==> flow/design.v <==
module decimator
               (
                clk,
                enable,
                rstn,
                filter_in,
                filter_out,
                ce_out
                );
  input   clk; 
  input   enable; 
  input   rstn; 
  input   [5:0] filter_in;  
  output  [20:0] filter_out;  
  output  ce_out; 
  reg  [3:0] cur_count;  
  wire phase_1;  
  reg  ce_out_reg;  
  reg  signed [5:0] input_register;  
  wire signed [5:0] section_in1;  
  wire signed [20:0] section_cast1;  
  wire signed [20:0] sum1;  
  reg  signed [20:0] section_out1;  
  wire signed [20:0] add_cast;  
  wire signed [20:0] add_cast_1;  
  wire signed [21:0] add_temp;  
  wire signed [20:0] section_in2;  
  wire signed [20:0] sum2;  
  reg  signed [20:0] section_out2;  
  wire signed [20:0] add_cast_2;  
  wire signed [20:0] add_cast_3;  
  wire signed [21:0] add_temp_1;  
  wire signed [20:0] section_in3;  
  wire signed [20:0] sum3;  
  reg  signed [20:0] section_out3;  
  wire signed [20:0] add_cast_4;  
  wire signed [20:0] add_cast_5;  
  wire signed [21:0] add_temp_2;  
  wire signed [20:0] section_in4;  
  wire signed [20:0] diff1;  
  wire signed [20:0] section_out4;  
  wire signed [20:0] sub_cast;  
  wire signed [20:0] sub_cast_1;  
  wire signed [21:0] sub_temp;  
  reg  signed [20:0] int_delay_pipe [0:1] ;  
  wire signed [20:0] section_in5;  
  wire signed [20:0] diff2;  
  wire signed [20:0] section_out5;  
  wire signed [20:0] sub_cast_2;  
  wire signed [20:0] sub_cast_3;  
  wire signed [21:0] sub_temp_1;  
  reg  signed [20:0] int_delay_pipe_1 [0:1] ;  
  wire signed [20:0] section_in6;  
  wire signed [20:0] diff3;  
  wire signed [20:0] section_out6;  
  wire signed [20:0] sub_cast_4;  
  wire signed [20:0] sub_cast_5;  
  wire signed [21:0] sub_temp_2;  
  reg  signed [20:0] int_delay_pipe_2 [0:1] ;  
  reg  signed [20:0] output_register;  
  always @ (posedge clk or negedge rstn)
    begin: ce_output
      if (rstn == 1'b0) begin
        cur_count <= 4'b0000;
      end
      else begin
        if (enable == 1'b1) begin
          if (cur_count == 4'b1111) begin
            cur_count <= 4'b0000;
          end
          else begin
            cur_count <= cur_count + 1'b1;
          end
        end
      end
    end  
  assign  phase_1 = (cur_count == 4'b0001 && enable == 1'b1)? 1'b1 : 1'b0;
  always @ (posedge clk or negedge rstn)
    begin: ce_output_register
      if (rstn == 1'b0) begin
        ce_out_reg <= 1'b0;
      end
      else begin
          ce_out_reg <= phase_1;
      end
    end  
  always @ (posedge clk or negedge rstn)
    begin: input_reg_process
      if (rstn == 1'b0) begin
        input_register <= 0;
      end
      else begin
        if (enable == 1'b1) begin
          input_register <= filter_in;
        end
      end
    end  
  assign section_in1 = input_register;
  assign section_cast1 = $signed({{15{section_in1[5]}}, section_in1});
  assign add_cast = section_cast1;
  assign add_cast_1 = section_out1;
  assign add_temp = add_cast + add_cast_1;
  assign sum1 = add_temp[20:0];
  always @ (posedge clk or negedge rstn)
    begin: integrator_delay_section1
      if (rstn == 1'b0) begin
        section_out1 <= 0;
      end
      else begin
        if (enable == 1'b1) begin
          section_out1 <= sum1;
        end
      end
    end  
  assign section_in2 = section_out1;
  assign add_cast_2 = section_in2;
  assign add_cast_3 = section_out2;
  assign add_temp_1 = add_cast_2 + add_cast_3;
  assign sum2 = add_temp_1[20:0];
  always @ (posedge clk or negedge rstn)
    begin: integrator_delay_section2
      if (rstn == 1'b0) begin
        section_out2 <= 0;
      end
      else begin
        if (enable == 1'b1) begin
          section_out2 <= sum2;
        end
      end
    end  
  assign section_in3 = section_out2;
  assign add_cast_4 = section_in3;
  assign add_cast_5 = section_out3;
  assign add_temp_2 = add_cast_4 + add_cast_5;
  assign sum3 = add_temp_2[20:0];
  always @ (posedge clk or negedge rstn)
    begin: integrator_delay_section3
      if (rstn == 1'b0) begin
        section_out3 <= 0;
      end
      else begin
        if (enable == 1'b1) begin
          section_out3 <= sum3;
        end
      end
    end  
  assign section_in4 = section_out3;
  assign sub_cast = section_in4;
  assign sub_cast_1 = diff1;
  assign sub_temp = sub_cast - sub_cast_1;
  assign section_out4 = sub_temp[20:0];
  always @ (posedge clk or negedge rstn)
    begin: comb_delay_section4
      if (rstn == 1'b0) begin
        int_delay_pipe[0] <= 21'b000000000000000000000;
        int_delay_pipe[1] <= 21'b000000000000000000000;
      end
      else begin
        if (phase_1 == 1'b1) begin
          int_delay_pipe[1] <= int_delay_pipe[0];
          int_delay_pipe[0] <= section_in4;
        end
      end
    end  
  assign diff1 = int_delay_pipe[1];
  assign section_in5 = section_out4;
  assign sub_cast_2 = section_in5;
  assign sub_cast_3 = diff2;
  assign sub_temp_1 = sub_cast_2 - sub_cast_3;
  assign section_out5 = sub_temp_1[20:0];
  always @ (posedge clk or negedge rstn)
    begin: comb_delay_section5
      if (rstn == 1'b0) begin
        int_delay_pipe_1[0] <= 21'b000000000000000000000;
        int_delay_pipe_1[1] <= 21'b000000000000000000000;
      end
      else begin
        if (phase_1 == 1'b1) begin
          int_delay_pipe_1[1] <= int_delay_pipe_1[0];
          int_delay_pipe_1[0] <= section_in5;
        end
      end
    end  
  assign diff2 = int_delay_pipe_1[1];
  assign section_in6 = section_out5;
  assign sub_cast_4 = section_in6;
  assign sub_cast_5 = diff3;
  assign sub_temp_2 = sub_cast_4 - sub_cast_5;
  assign section_out6 = sub_temp_2[20:0];
  always @ (posedge clk or negedge rstn)
    begin: comb_delay_section6
      if (rstn == 1'b0) begin
        int_delay_pipe_2[0] <= 21'b000000000000000000000;
        int_delay_pipe_2[1] <= 21'b000000000000000000000;
      end
      else begin
        if (phase_1 == 1'b1) begin
          int_delay_pipe_2[1] <= int_delay_pipe_2[0];
          int_delay_pipe_2[0] <= section_in6;
        end
      end
    end  
  assign diff3 = int_delay_pipe_2[1];
  always @ (posedge clk or negedge rstn)
    begin: output_reg_process
      if (rstn == 1'b0) begin
        output_register <= 0;
      end
      else begin
        if (phase_1 == 1'b1) begin
          output_register <= section_out6;
        end
      end
    end  
  assign ce_out = ce_out_reg;
  assign filter_out = output_register;
endmodule   
`timescale 1 ns / 1 ns
module loop_filter
          (
           clk,
           rstn,
           enable,
           filter_in,
           ceout,
           filter_out,
           a2,a3,b1,b2
          );
  input   clk;
  input   rstn;
  input   enable;
  input   signed [15:0] filter_in;   
  output  ceout;
  output  signed [15:0] filter_out;   
  input signed [17:0] a2,a3,b1,b2;
  wire enb_1_16_0;
  wire signed [33:0] b_1_out1;   
  wire signed [33:0] b_2_out1;   
  wire signed [15:0] CastCAS_out1;   
  wire signed [33:0] a_2_out1;   
  wire signed [33:0] a_3_out1;   
  wire signed [15:0] CastStates3_out1;   
  reg signed [15:0] BodyDelay3_out1;   
  wire signed [36:0] BodyLSum2_sub_cast;   
  wire signed [37:0] BodyLSum2_sub_cast_1;   
  wire signed [36:0] BodyLSum2_sub_cast_2;   
  wire signed [37:0] BodyLSum2_sub_cast_3;   
  wire signed [37:0] BodyLSum2_sub_temp;   
  wire signed [36:0] BodyLSum2_out1;   
  wire signed [37:0] BodyRSum2_sub_cast;   
  wire signed [36:0] BodyRSum2_sub_cast_1;   
  wire signed [37:0] BodyRSum2_sub_cast_2;   
  wire signed [37:0] BodyRSum2_sub_temp;   
  wire signed [36:0] BodyRSum2_out1;   
  wire signed [15:0] CastStates2_out1;   
  reg signed [15:0] BodyDelay2_out1;   
  wire signed [36:0] HeadSum1_add_cast;   
  wire signed [37:0] HeadSum1_add_cast_1;   
  wire signed [36:0] HeadSum1_add_cast_2;   
  wire signed [37:0] HeadSum1_add_cast_3;   
  wire signed [37:0] HeadSum1_add_temp;   
  wire signed [36:0] HeadSum1_out1;   
  assign b_1_out1 = b1 * filter_in;
  assign b_2_out1 = b2 * filter_in;
  assign enb_1_16_0 = enable;
  assign a_2_out1 = a2 * CastCAS_out1;
  assign a_3_out1 = a3 * CastCAS_out1;
  assign CastStates3_out1 = {{3{a_3_out1[33]}}, a_3_out1[33:21]};
  always @(posedge clk or negedge rstn)
    begin : BodyDelay3_process
      if (rstn == 1'b0) begin
        BodyDelay3_out1 <= 16'sb0000000000000000;
      end
      else begin
        if (enb_1_16_0) begin
          BodyDelay3_out1 <= CastStates3_out1;
        end
      end
    end
  assign BodyLSum2_sub_cast = {{2{b_2_out1[33]}}, {b_2_out1, 1'b0}};
  assign BodyLSum2_sub_cast_1 = BodyLSum2_sub_cast;
  assign BodyLSum2_sub_cast_2 = {BodyDelay3_out1, 21'b000000000000000000000};
  assign BodyLSum2_sub_cast_3 = BodyLSum2_sub_cast_2;
  assign BodyLSum2_sub_temp = BodyLSum2_sub_cast_1 - BodyLSum2_sub_cast_3;
  assign BodyLSum2_out1 = ((BodyLSum2_sub_temp[37] == 1'b0) && (BodyLSum2_sub_temp[36] != 1'b0) ? 37'sh0FFFFFFFFF :
              ((BodyLSum2_sub_temp[37] == 1'b1) && (BodyLSum2_sub_temp[36] != 1'b1) ? 37'sh1000000000 :
              $signed(BodyLSum2_sub_temp[36:0])));
  assign BodyRSum2_sub_cast = BodyLSum2_out1;
  assign BodyRSum2_sub_cast_1 = a_2_out1;
  assign BodyRSum2_sub_cast_2 = BodyRSum2_sub_cast_1;
  assign BodyRSum2_sub_temp = BodyRSum2_sub_cast - BodyRSum2_sub_cast_2;
  assign BodyRSum2_out1 = ((BodyRSum2_sub_temp[37] == 1'b0) && (BodyRSum2_sub_temp[36] != 1'b0) ? 37'sh0FFFFFFFFF :
              ((BodyRSum2_sub_temp[37] == 1'b1) && (BodyRSum2_sub_temp[36] != 1'b1) ? 37'sh1000000000 :
              $signed(BodyRSum2_sub_temp[36:0])));
  assign CastStates2_out1 = ((BodyRSum2_out1[36] == 1'b0) && (BodyRSum2_out1[35:21] == 15'b111111111111111) ? 16'sb0111111111111111 :
              $signed(BodyRSum2_out1[36:21]));
  always @(posedge clk or negedge rstn)
    begin : BodyDelay2_process
      if (rstn == 1'b0) begin
        BodyDelay2_out1 <= 16'sb0000000000000000;
      end
      else begin
        if (enb_1_16_0) begin
          BodyDelay2_out1 <= CastStates2_out1;
        end
      end
    end
  assign HeadSum1_add_cast = {{2{b_1_out1[33]}}, {b_1_out1, 1'b0}};
  assign HeadSum1_add_cast_1 = HeadSum1_add_cast;
  assign HeadSum1_add_cast_2 = {BodyDelay2_out1, 21'b000000000000000000000};
  assign HeadSum1_add_cast_3 = HeadSum1_add_cast_2;
  assign HeadSum1_add_temp = HeadSum1_add_cast_1 + HeadSum1_add_cast_3;
  assign HeadSum1_out1 = ((HeadSum1_add_temp[37] == 1'b0) && (HeadSum1_add_temp[36] != 1'b0) ? 37'sh0FFFFFFFFF :
              ((HeadSum1_add_temp[37] == 1'b1) && (HeadSum1_add_temp[36] != 1'b1) ? 37'sh1000000000 :
              $signed(HeadSum1_add_temp[36:0])));
  assign CastCAS_out1 = ((HeadSum1_out1[36] == 1'b0) && (HeadSum1_out1[35:31] != 5'b00000) ? 16'sb0111111111111111 :
              ((HeadSum1_out1[36] == 1'b1) && (HeadSum1_out1[35:31] != 5'b11111) ? 16'sb1000000000000000 :
              $signed(HeadSum1_out1[31:16])));
  assign filter_out = CastCAS_out1;
  assign ceout = enable;
endmodule   
module dlf_core (
   input             clk,
   input             rstn,
   input             dlf_en,
   input  [4:0]      tdc_dout,
   input  [17:0]     dlf_a2,
   input  [17:0]     dlf_a3,
   input  [17:0]     dlf_b1,
   input  [17:0]     dlf_b2,
   input  [14:0]     dlf_sdm_nc_in,
   output [15:0]     dlf_out,
   output            dlf_valid
   );
   wire signed [5:0]  dec_in;
   wire signed [20:0] dec_out;
   wire signed [15:0] dec_out_slc;
   wire signed [15:0] dlf_sdm_nc_in_ext;
   wire signed [15:0] dlf_in;
   wire signed [15:0] lf_out;
   wire               dec_ce;
   reg  [15:0]        dlf_out_r;
   reg                dlf_valid_r;
   assign dec_in = tdc_dout - 6'sd16;
   assign dlf_sdm_nc_in_ext = {1'b0,dlf_sdm_nc_in};
   assign dec_out_slc = dec_out[20:5];
   assign dlf_in = dec_out_slc - dlf_sdm_nc_in_ext;
   decimator decimator_1(
			 .clk(clk),
			 .enable(dlf_en),
			 .rstn(rstn),
			 .filter_in(dec_in),
			 .filter_out(dec_out),
			 .ce_out(dec_ce)
			 );
   loop_filter loop_filter_1(
			     .clk(clk),
			     .rstn(rstn),
			     .enable(dec_ce),
			     .filter_in(dlf_in),
			     .ceout(),
			     .filter_out(lf_out),
			     .a2(dlf_a2),
			     .a3(dlf_a3),
			     .b1(dlf_b1),
			     .b2(dlf_b2)
			     );
   always @(posedge clk or negedge rstn) begin
      if (rstn == 1'b0) begin
	 dlf_out_r <= 16'd0;
	 dlf_valid_r <= 1'b0;
      end
      else begin
	 dlf_valid_r <= dec_ce;
	 if (dec_ce)
	   dlf_out_r <= lf_out;
      end
   end
   assign dlf_out = dlf_out_r;
   assign dlf_valid = dlf_valid_r;
endmodule
Lab notebook: dlf_core

Tool chain data of dlf_core
Each step is given for the RTL above and for the edited RTL.
Lines under "original" count in the file above, lines under "edited" in the edited file.
"difference" is "edited" less "original", of the values as shown; "rel. change" is that difference over "original", in percent.
Library cell names are shortened.
The mark -- stands for no value.
Design
  top module: dlf_core
  clock port: clk
  cell library: sky130hd
  library corner: tt_025C_1v80

Diff
Unified diff, file above to edited file.
A script made this edit. It changes what the design does and was not meant as an optimisation.
begin of diff
@@ -188,11 +188,7 @@
   assign sub_temp_2 = sub_cast_4 - sub_cast_5;
   assign section_out6 = sub_temp_2[20:0];
-  always @ (posedge clk or negedge rstn)
+  always @ (posedge clk)
     begin: comb_delay_section6
-      if (rstn == 1'b0) begin
-        int_delay_pipe_2[0] <= 21'b000000000000000000000;
-        int_delay_pipe_2[1] <= 21'b000000000000000000000;
-      end
-      else begin
+      begin
         if (phase_1 == 1'b1) begin
           int_delay_pipe_2[1] <= int_delay_pipe_2[0];
end of diff

Word-level counts
Yosys after proc, flatten, opt, wreduce and memory -nomap, before mapping. Print and check cells are not counted.
Storage and ports
  flip-flop bits (word level): original 267, edited 267, difference 0, rel. change 0.00%
  input port bits: original 95, edited 95, difference 0, rel. change 0.00%
Cells by class
  $add $sub $neg: original 12, edited 12, difference 0, rel. change 0.00%
  multipliers: original 4, edited 4, difference 0, rel. change 0.00%
  equal/unequal tests: original 4, edited 4, difference 0, rel. change 0.00%
  muxes and demuxes: original 11, edited 11, difference 0, rel. change 0.00%
  bitwise operators: original 8, edited 8, difference 0, rel. change 0.00%
  reduce/logical cells: original 11, edited 11, difference 0, rel. change 0.00%
Operators with widths
  1-bit logical AND: original 10, edited 10, difference 0, rel. change 0.00%
  1-bit inverter: original 8, edited 8, difference 0, rel. change 0.00%
  37-bit 2-to-1 mux: original 6, edited 6, difference 0, rel. change 0.00%
  18-bit by 16-bit multiplier with 34-bit output: original 4, edited 4, difference 0, rel. change 0.00%
  16-bit 2-to-1 mux: original 3, edited 3, difference 0, rel. change 0.00%
  21-bit subtractor: original 3, edited 3, difference 0, rel. change 0.00%
  21-bit adder: original 2, edited 2, difference 0, rel. change 0.00%
  35-bit by 37-bit adder with 38-bit output: original 1, edited 1, difference 0, rel. change 0.00%
  4-bit by 1-bit adder with 4-bit output (second input constant): original 1, edited 1, difference 0, rel. change 0.00%
  6-bit by 21-bit adder with 21-bit output: original 1, edited 1, difference 0, rel. change 0.00%
  15-bit == test (second input constant): original 1, edited 1, difference 0, rel. change 0.00%
  4-bit by 1-bit == test with 1-bit output (second input constant): original 1, edited 1, difference 0, rel. change 0.00%
  4-bit == test (second input constant): original 1, edited 1, difference 0, rel. change 0.00%
  1-bit 2-to-1 mux: original 1, edited 1, difference 0, rel. change 0.00%
  4-bit 2-to-1 mux: original 1, edited 1, difference 0, rel. change 0.00%
  5-bit inequality test (second input constant): original 1, edited 1, difference 0, rel. change 0.00%
  5-bit nonzero test: original 1, edited 1, difference 0, rel. change 0.00%
  16-bit subtractor: original 1, edited 1, difference 0, rel. change 0.00%
  35-bit by 34-bit subtractor with 36-bit output: original 1, edited 1, difference 0, rel. change 0.00%
  37-bit by 34-bit subtractor with 38-bit output: original 1, edited 1, difference 0, rel. change 0.00%
  5-bit by 5-bit subtractor with 6-bit output (second input constant): original 1, edited 1, difference 0, rel. change 0.00%

Longest topological paths
Yosys ltp: most cells in a row. Word level: on the elaborated netlist, between registers, memories and ports. Mapped: between sequential cells and ports; inverters and the memories' decode and read muxes count.
Logic depth
  word-level depth: original 20, edited 20, difference 0, rel. change 0.00%
  ABC_AREA: original 0, edited 0
  mapped depth: original 81, edited 83, difference +2, rel. change +2.47%

Mapped cells and area
Source: synth_stat.txt of the flow (Yosys; design flattened, memories mapped). It holds for the ABC_AREA given above (unset counts as 0); a run with the other value may have another netlist.
Cell types
  o21ai_0: original 215, edited 169, difference -46, rel. change -21.40%
  dfrtp_1: original 261, edited 219, difference -42, rel. change -16.09%
  edfxtp_1: original 0, edited 42, difference +42
  nand2_1: original 972, edited 935, difference -37, rel. change -3.81%
  and3_1: original 62, edited 26, difference -36, rel. change -58.06%
  and2_1: original 372, edited 400, difference +28, rel. change +7.53%
  xnor2_1: original 142, edited 170, difference +28, rel. change +19.72%
  clkbuf_1: original 239, edited 214, difference -25, rel. change -10.46%
  nand3_1: original 69, edited 48, difference -21, rel. change -30.43%
  xor2_1: original 59, edited 42, difference -17, rel. change -28.81%
  nor2_1: original 238, edited 224, difference -14, rel. change -5.88%
  mux2i_1: original 19, edited 6, difference -13, rel. change -68.42%
  a31oi_1: original 9, edited 22, difference +13, rel. change +144.44%
  a21o_1: original 96, edited 85, difference -11, rel. change -11.46%
  nand2b_1: original 96, edited 85, difference -11, rel. change -11.46%
  nand4_1: original 10, edited 21, difference +11, rel. change +110.00%
  a211oi_1: original 21, edited 11, difference -10, rel. change -47.62%
  o2bb2ai_2: original 10, edited 0, difference -10, rel. change -100.00%
The list need not be complete.
Mapped netlist
  cell count: original 6756, edited 6572, difference -184, rel. change -2.72%
  synthesis area (µm²): original 61143.6, edited 60175.2, difference -968.4, rel. change -1.58%
  sequential area (µm²): original 6531.3, edited 6741.5, difference +210.2, rel. change +3.22%
  mapped flip-flops: original 261, edited 261, difference 0, rel. change 0.00%
By module: a second synthesis without flattening, with its own total; a netlist apart from the flattened one above.
Second synthesis, totals
  cells (unflattened synthesis): original 6767, edited 6711, difference -56, rel. change -0.83%
  area (unflattened synthesis) (µm²): original 61592.8, edited 61575.3, difference -17.5, rel. change -0.03%
Rows give one instance, submodules left out.
By module, original
  loop_filter: times used 1, cells 5145, area 46631.0 µm², sequential area 725.7 µm²
  decimator: times used 1, cells 1465, area 13504.2 µm², sequential area 5530.3 µm²
  dlf_core: times used 1, cells 157, area 1457.6 µm², sequential area 425.4 µm²
By module, edited
  loop_filter: times used 1, cells 5145, area 46631.0 µm², sequential area 725.7 µm²
  decimator: times used 1, cells 1409, area 13486.7 µm², sequential area 5740.5 µm²
  dlf_core: times used 1, cells 157, area 1457.6 µm², sequential area 425.4 µm²

Worst setup path after synthesis
Source: OpenSTA report_checks on the synthesized netlist (no wires, ideal clock, input and output delay 20% of the period each), path of least setup slack; recovery checks are left aside. Register names are those of the netlist, which keeps one name where synthesis merged equal registers.
Timing path after synthesis
  path kind: original in2reg, edited in2reg
  start: original input port dlf_sdm_nc_in[0], edited input port dlf_sdm_nc_in[2]
  end: original register loop_filter_1.BodyDelay2_out1[14], edited register loop_filter_1.BodyDelay3_out1[11]
  period (ps): original 25000, edited 25000, difference 0, rel. change 0.00%
  input delay (ps): original 5000, edited 5000, difference 0, rel. change 0.00%
  time at the first pin (ps): original 5000, edited 5000, difference 0, rel. change 0.00%
  arrival (ps): original 21306, edited 22025, difference +719, rel. change +3.37%
  data required time (ps): original 24879, edited 24865, difference -14, rel. change -0.06%
  setup slack (ps): original 3573, edited 2840, difference -733
  delay of the path (ps): original 16427, edited 17160, difference +733, rel. change +4.46%
  stages on the path: original 78, edited 76, difference -2, rel. change -2.56%
  synthesis period reached (ps): original 21427, edited 22160, difference +733, rel. change +3.42%
"delay of the path" = arrival - input delay + setup time.
"stages on the path" counts driving pins, that of a launching flip-flop among them; a cell with two outputs on the path counts twice.
"synthesis period reached" is the clock period less the worst setup slack; recovery checks do not enter. This is arithmetic on one report: input and output delays are still those of the set period (20% each).
Between the ends stands the longest chain of elaborated cells between them, by number of cells; it is not shown to be the way that was timed. Of several equally long chains one is given.
A line is the first line of the expression or statement that the cell stems from. Yosys adds cells for indexed reads and writes and turns some case tables into memories.
On the way, after synthesis, original
  path through: ha_1 fa_1 nor2b_1 o21ai_0 a21boi_1 o21ai_0 a21boi_1 o21ai_0 a21boi_1 o21ai_0 a21boi_1 o21ai_0 and3_1 or3_1 clkbuf_1 clkbuf_1 and2_1 ha_1 [... 42 more ...] fa_1 inv_1 fa_1 inv_1 ha_1 a21o_1 a21oi_1 nor2_1 nor2_1 nor2_1 a2111oi_0 o41ai_1 a221o_1 o21bai_1 a21boi_1 or4_1 a21oi_1 o2bb2ai_2
  cells in the longest elaborated chain: 20
RTL lines, path after synthesis, original
  start: declaration: RTL line 331  | input  [14:0]     dlf_sdm_nc_in,
  16-bit subtractor: RTL line 347  | assign dlf_in = dec_out_slc - dlf_sdm_nc_in_ext;
  18-bit by 16-bit multiplier with 34-bit output: RTL line 263  | assign b_1_out1 = b1 * filter_in;
  35-bit by 37-bit adder with 38-bit output: RTL line 312  | assign HeadSum1_add_temp = HeadSum1_add_cast_1 + HeadSum1_add_cast_3;
  1-bit inverter: RTL line 314  | ((HeadSum1_add_temp[37] == 1'b1) && (HeadSum1_add_temp[36] != 1'b1) ? 37'sh1000000000 :
  1-bit logical AND: RTL line 314
  37-bit 2-to-1 mux: RTL line 314
  37-bit 2-to-1 mux: RTL line 313  | assign HeadSum1_out1 = ((HeadSum1_add_temp[37] == 1'b0) && (HeadSum1_add_temp[36] != 1'b0) ? 37'sh0FFFFFFFFF :
  [... 6 more ...]
  1-bit inverter: RTL line 293  | ((BodyRSum2_sub_temp[37] == 1'b1) && (BodyRSum2_sub_temp[36] != 1'b1) ? 37'sh1000000000 :
  1-bit logical AND: RTL line 293
  37-bit 2-to-1 mux: RTL line 293
  37-bit 2-to-1 mux: RTL line 292  | assign BodyRSum2_out1 = ((BodyRSum2_sub_temp[37] == 1'b0) && (BodyRSum2_sub_temp[36] != 1'b0) ? 37'sh0FFFFFFFF ...
  1-bit inverter: RTL line 295  | assign CastStates2_out1 = ((BodyRSum2_out1[36] == 1'b0) && (BodyRSum2_out1[35:21] == 15'b111111111111111) ? 16 ...
  1-bit logical AND: RTL line 295
  16-bit 2-to-1 mux: RTL line 295
  end: assignment: RTL line 300  | BodyDelay2_out1 <= 16'sb0000000000000000;
  end: assignment: RTL line 304  | BodyDelay2_out1 <= CastStates2_out1;
  end: declaration: RTL line 256  | reg signed [15:0] BodyDelay2_out1;
On the way, after synthesis, edited
  path through: inv_1 ha_1 nor2b_1 o21ai_0 a21boi_0 o21ai_0 a21boi_0 o21ai_0 nand2b_1 a21o_1 a21o_1 a21o_1 a21o_1 mux2i_1 or2_2 clkbuf_1 clkbuf_1 nand2_1 [... 40 more ...] inv_1 fa_1 inv_1 fa_1 ha_1 a21o_1 a21o_1 a21oi_1 nor2_1 or4_1 or3_1 a21oi_2 o31ai_4 a41oi_1 nor2b_4 o21bai_2 xnor2_1 mux2i_1
  cells in the longest elaborated chain: 12
RTL lines, path after synthesis, edited
  start: declaration: RTL line 327  | input  [14:0]     dlf_sdm_nc_in,
  16-bit subtractor: RTL line 343  | assign dlf_in = dec_out_slc - dlf_sdm_nc_in_ext;
  18-bit by 16-bit multiplier with 34-bit output: RTL line 259  | assign b_1_out1 = b1 * filter_in;
  35-bit by 37-bit adder with 38-bit output: RTL line 308  | assign HeadSum1_add_temp = HeadSum1_add_cast_1 + HeadSum1_add_cast_3;
  1-bit inverter: RTL line 310  | ((HeadSum1_add_temp[37] == 1'b1) && (HeadSum1_add_temp[36] != 1'b1) ? 37'sh1000000000 :
  1-bit logical AND: RTL line 310
  37-bit 2-to-1 mux: RTL line 310
  37-bit 2-to-1 mux: RTL line 309  | assign HeadSum1_out1 = ((HeadSum1_add_temp[37] == 1'b0) && (HeadSum1_add_temp[36] != 1'b0) ? 37'sh0FFFFFFFFF :
  5-bit inequality test: RTL line 313  | ((HeadSum1_out1[36] == 1'b1) && (HeadSum1_out1[35:31] != 5'b11111) ? 16'sb1000000000000000 :
  1-bit logical AND: RTL line 313
  16-bit 2-to-1 mux: RTL line 313
  16-bit 2-to-1 mux: RTL line 312  | assign CastCAS_out1 = ((HeadSum1_out1[36] == 1'b0) && (HeadSum1_out1[35:31] != 5'b00000) ? 16'sb01111111111111 ...
  18-bit by 16-bit multiplier with 34-bit output: RTL line 263  | assign a_3_out1 = a3 * CastCAS_out1;
  end: assignment: RTL line 268  | BodyDelay3_out1 <= 16'sb0000000000000000;
  end: assignment: RTL line 272  | BodyDelay3_out1 <= CastStates3_out1;
  end: declaration: RTL line 239  | reg signed [15:0] BodyDelay3_out1;

Timing after layout
Path of least setup slack in the final report of the runs of set A (OpenROAD, finished layout, wires in). Where an end is a register, its clock arrival counts in the times.
The report prints the path's times to 10 ps; the period is as set.
Timing path post-layout
  path kind: original in2reg, edited in2reg
  start: original input port dlf_sdm_nc_in[0], edited input port dlf_sdm_nc_in[1]
  end: original register loop_filter_1.BodyDelay2_out1[10], edited register loop_filter_1.BodyDelay3_out1[12]
  period (ps): original 25000, edited 25000, difference 0, rel. change 0.00%
  input delay (ps): original 5000, edited 5000, difference 0, rel. change 0.00%
  time at the first pin (ps): original 5000, edited 5000, difference 0, rel. change 0.00%
  arrival (ps): original 24170, edited 24290, difference +120, rel. change +0.50%
  data required time (ps): original 25500, edited 25470, difference -30, rel. change -0.12%
  setup slack (ps): original 1330, edited 1180, difference -150
  stages on the path: original 72, edited 75, difference +3, rel. change +4.17%
Between the ends stands the longest chain of elaborated cells between them, by number of cells; it is not shown to be the way that was timed. Of several equally long chains one is given.
On the way, post-layout, original
  path through: clkdlybuf4s50_1 ha_1 fa_1 nor2b_1 o21ai_0 a21boi_1 o21ai_0 a21boi_1 o21ai_0 a21boi_1 o21ai_0 a21boi_1 o21ai_0 nand2_1 xor2_2 nand2_1 fa_1 inv_1 [... 36 more ...] fa_1 inv_1 fa_1 fa_1 inv_1 fa_1 inv_1 ha_1 and3_1 nand2_1 nor3_1 o21ai_0 o31ai_1 a21oi_1 a21oi_1 a21oi_1 xnor2_1 o221a_2
  cells in the longest elaborated chain: 20
RTL lines, path post-layout, original
  start: declaration: RTL line 331  | input  [14:0]     dlf_sdm_nc_in,
  16-bit subtractor: RTL line 347  | assign dlf_in = dec_out_slc - dlf_sdm_nc_in_ext;
  18-bit by 16-bit multiplier with 34-bit output: RTL line 263  | assign b_1_out1 = b1 * filter_in;
  35-bit by 37-bit adder with 38-bit output: RTL line 312  | assign HeadSum1_add_temp = HeadSum1_add_cast_1 + HeadSum1_add_cast_3;
  1-bit inverter: RTL line 314  | ((HeadSum1_add_temp[37] == 1'b1) && (HeadSum1_add_temp[36] != 1'b1) ? 37'sh1000000000 :
  1-bit logical AND: RTL line 314
  37-bit 2-to-1 mux: RTL line 314
  37-bit 2-to-1 mux: RTL line 313  | assign HeadSum1_out1 = ((HeadSum1_add_temp[37] == 1'b0) && (HeadSum1_add_temp[36] != 1'b0) ? 37'sh0FFFFFFFFF :
  [... 6 more ...]
  1-bit inverter: RTL line 293  | ((BodyRSum2_sub_temp[37] == 1'b1) && (BodyRSum2_sub_temp[36] != 1'b1) ? 37'sh1000000000 :
  1-bit logical AND: RTL line 293
  37-bit 2-to-1 mux: RTL line 293
  37-bit 2-to-1 mux: RTL line 292  | assign BodyRSum2_out1 = ((BodyRSum2_sub_temp[37] == 1'b0) && (BodyRSum2_sub_temp[36] != 1'b0) ? 37'sh0FFFFFFFF ...
  1-bit inverter: RTL line 295  | assign CastStates2_out1 = ((BodyRSum2_out1[36] == 1'b0) && (BodyRSum2_out1[35:21] == 15'b111111111111111) ? 16 ...
  1-bit logical AND: RTL line 295
  16-bit 2-to-1 mux: RTL line 295
  end: assignment: RTL line 300  | BodyDelay2_out1 <= 16'sb0000000000000000;
  end: assignment: RTL line 304  | BodyDelay2_out1 <= CastStates2_out1;
  end: declaration: RTL line 256  | reg signed [15:0] BodyDelay2_out1;
On the way, post-layout, edited
  path through: clkdlybuf4s50_1 inv_1 ha_1 nor2b_1 o21ai_0 a21boi_0 o21ai_0 a21boi_0 o21ai_0 a21boi_0 o21ai_0 a21boi_0 o21ai_0 a21boi_0 o21ai_0 a21oi_2 buf_4 nand2_1 [... 39 more ...] fa_1 inv_1 fa_1 ha_1 and4_1 nand3_1 nor2_1 o21ai_0 a31oi_1 or4_1 or3_1 a21oi_2 o31ai_4 a41oi_1 nor2b_4 a21oi_2 xnor2_1 a21oi_1
  cells in the longest elaborated chain: 12
RTL lines, path post-layout, edited
  start: declaration: RTL line 327  | input  [14:0]     dlf_sdm_nc_in,
  16-bit subtractor: RTL line 343  | assign dlf_in = dec_out_slc - dlf_sdm_nc_in_ext;
  18-bit by 16-bit multiplier with 34-bit output: RTL line 259  | assign b_1_out1 = b1 * filter_in;
  35-bit by 37-bit adder with 38-bit output: RTL line 308  | assign HeadSum1_add_temp = HeadSum1_add_cast_1 + HeadSum1_add_cast_3;
  1-bit inverter: RTL line 310  | ((HeadSum1_add_temp[37] == 1'b1) && (HeadSum1_add_temp[36] != 1'b1) ? 37'sh1000000000 :
  1-bit logical AND: RTL line 310
  37-bit 2-to-1 mux: RTL line 310
  37-bit 2-to-1 mux: RTL line 309  | assign HeadSum1_out1 = ((HeadSum1_add_temp[37] == 1'b0) && (HeadSum1_add_temp[36] != 1'b0) ? 37'sh0FFFFFFFFF :
  5-bit inequality test: RTL line 313  | ((HeadSum1_out1[36] == 1'b1) && (HeadSum1_out1[35:31] != 5'b11111) ? 16'sb1000000000000000 :
  1-bit logical AND: RTL line 313
  16-bit 2-to-1 mux: RTL line 313
  16-bit 2-to-1 mux: RTL line 312  | assign CastCAS_out1 = ((HeadSum1_out1[36] == 1'b0) && (HeadSum1_out1[35:31] != 5'b00000) ? 16'sb01111111111111 ...
  18-bit by 16-bit multiplier with 34-bit output: RTL line 263  | assign a_3_out1 = a3 * CastCAS_out1;
  end: assignment: RTL line 268  | BodyDelay3_out1 <= 16'sb0000000000000000;
  end: assignment: RTL line 272  | BodyDelay3_out1 <= CastStates3_out1;
  end: declaration: RTL line 239  | reg signed [15:0] BodyDelay3_out1;

Flow runs
Both versions went through the flow (Yosys, OpenROAD) with the same settings in each pair. Constraints: input delay and output delay 20% of the set period each, output load 0.01 pF.
Settings, set A
  CORE_UTILIZATION: 40
  period_ns: 25.0
  CAP_MARGIN: 20
  CORE_MARGIN: 2
  SLEW_MARGIN: 20
Results, set A
  chip area after synthesis (Yosys) (µm²): original 61143.6, edited 60175.2, difference -968.4, rel. change -1.58%
  area inside the die boundary (µm²): original 156001.0, edited 153558.0, difference -2443.0, rel. change -1.57%
  standard-cell area after layout (µm²): original 65589.2, edited 64840.9, difference -748.3, rel. change -1.14%
  utilization after routing (%): original 43.2, edited 43.3, difference +0.1
  worst setup slack after layout (ps): original 1328, edited 1180, difference -148
  post-route setup TNS (ps): original 0, edited 0, difference 0
  final worst hold slack (ps): original 461, edited 417, difference -44
  achieved period (ps): original 23672, edited 23820, difference +148, rel. change +0.63%
Settings, set B
  CELL_PAD_IN_SITES_DETAIL_PLACEMENT: 2
  CELL_PAD_IN_SITES_GLOBAL_PLACEMENT: 3
  CORE_UTILIZATION: 37
  GPL_TIMING_DRIVEN: 1
  HOLD_SLACK_MARGIN: 0.11
  MAX_ROUTING_LAYER: met4
  MIN_ROUTING_LAYER: met2
  SETUP_SLACK_MARGIN: 5.0
  SLEW_MARGIN: 25
  TNS_END_PERCENT: 15
  period_ns: 25.1
  CAP_MARGIN: 20
  CORE_MARGIN: 2
Results, set B
  chip area after synthesis (Yosys) (µm²): original 61143.6, edited 60175.2, difference -968.4, rel. change -1.58%
  area inside the die boundary (µm²): original 168523.0, edited 165877.0, difference -2646.0, rel. change -1.57%
  standard-cell area after layout (µm²): original 69471.6, edited 68888.6, difference -583.0, rel. change -0.84%
  utilization after routing (%): original 42.2, edited 42.5, difference +0.3
  worst setup slack after layout (ps): original 3684, edited 3280, difference -404
  post-route setup TNS (ps): original 0, edited 0, difference 0
  final worst hold slack (ps): original 450, edited 417, difference -33
  achieved period (ps): original 21416, edited 21820, difference +404, rel. change +1.89%
"achieved period": clock period set for the run, less the worst setup slack. It is reckoned from that one timing run; input and output delays stay at 20% of the period that was set.
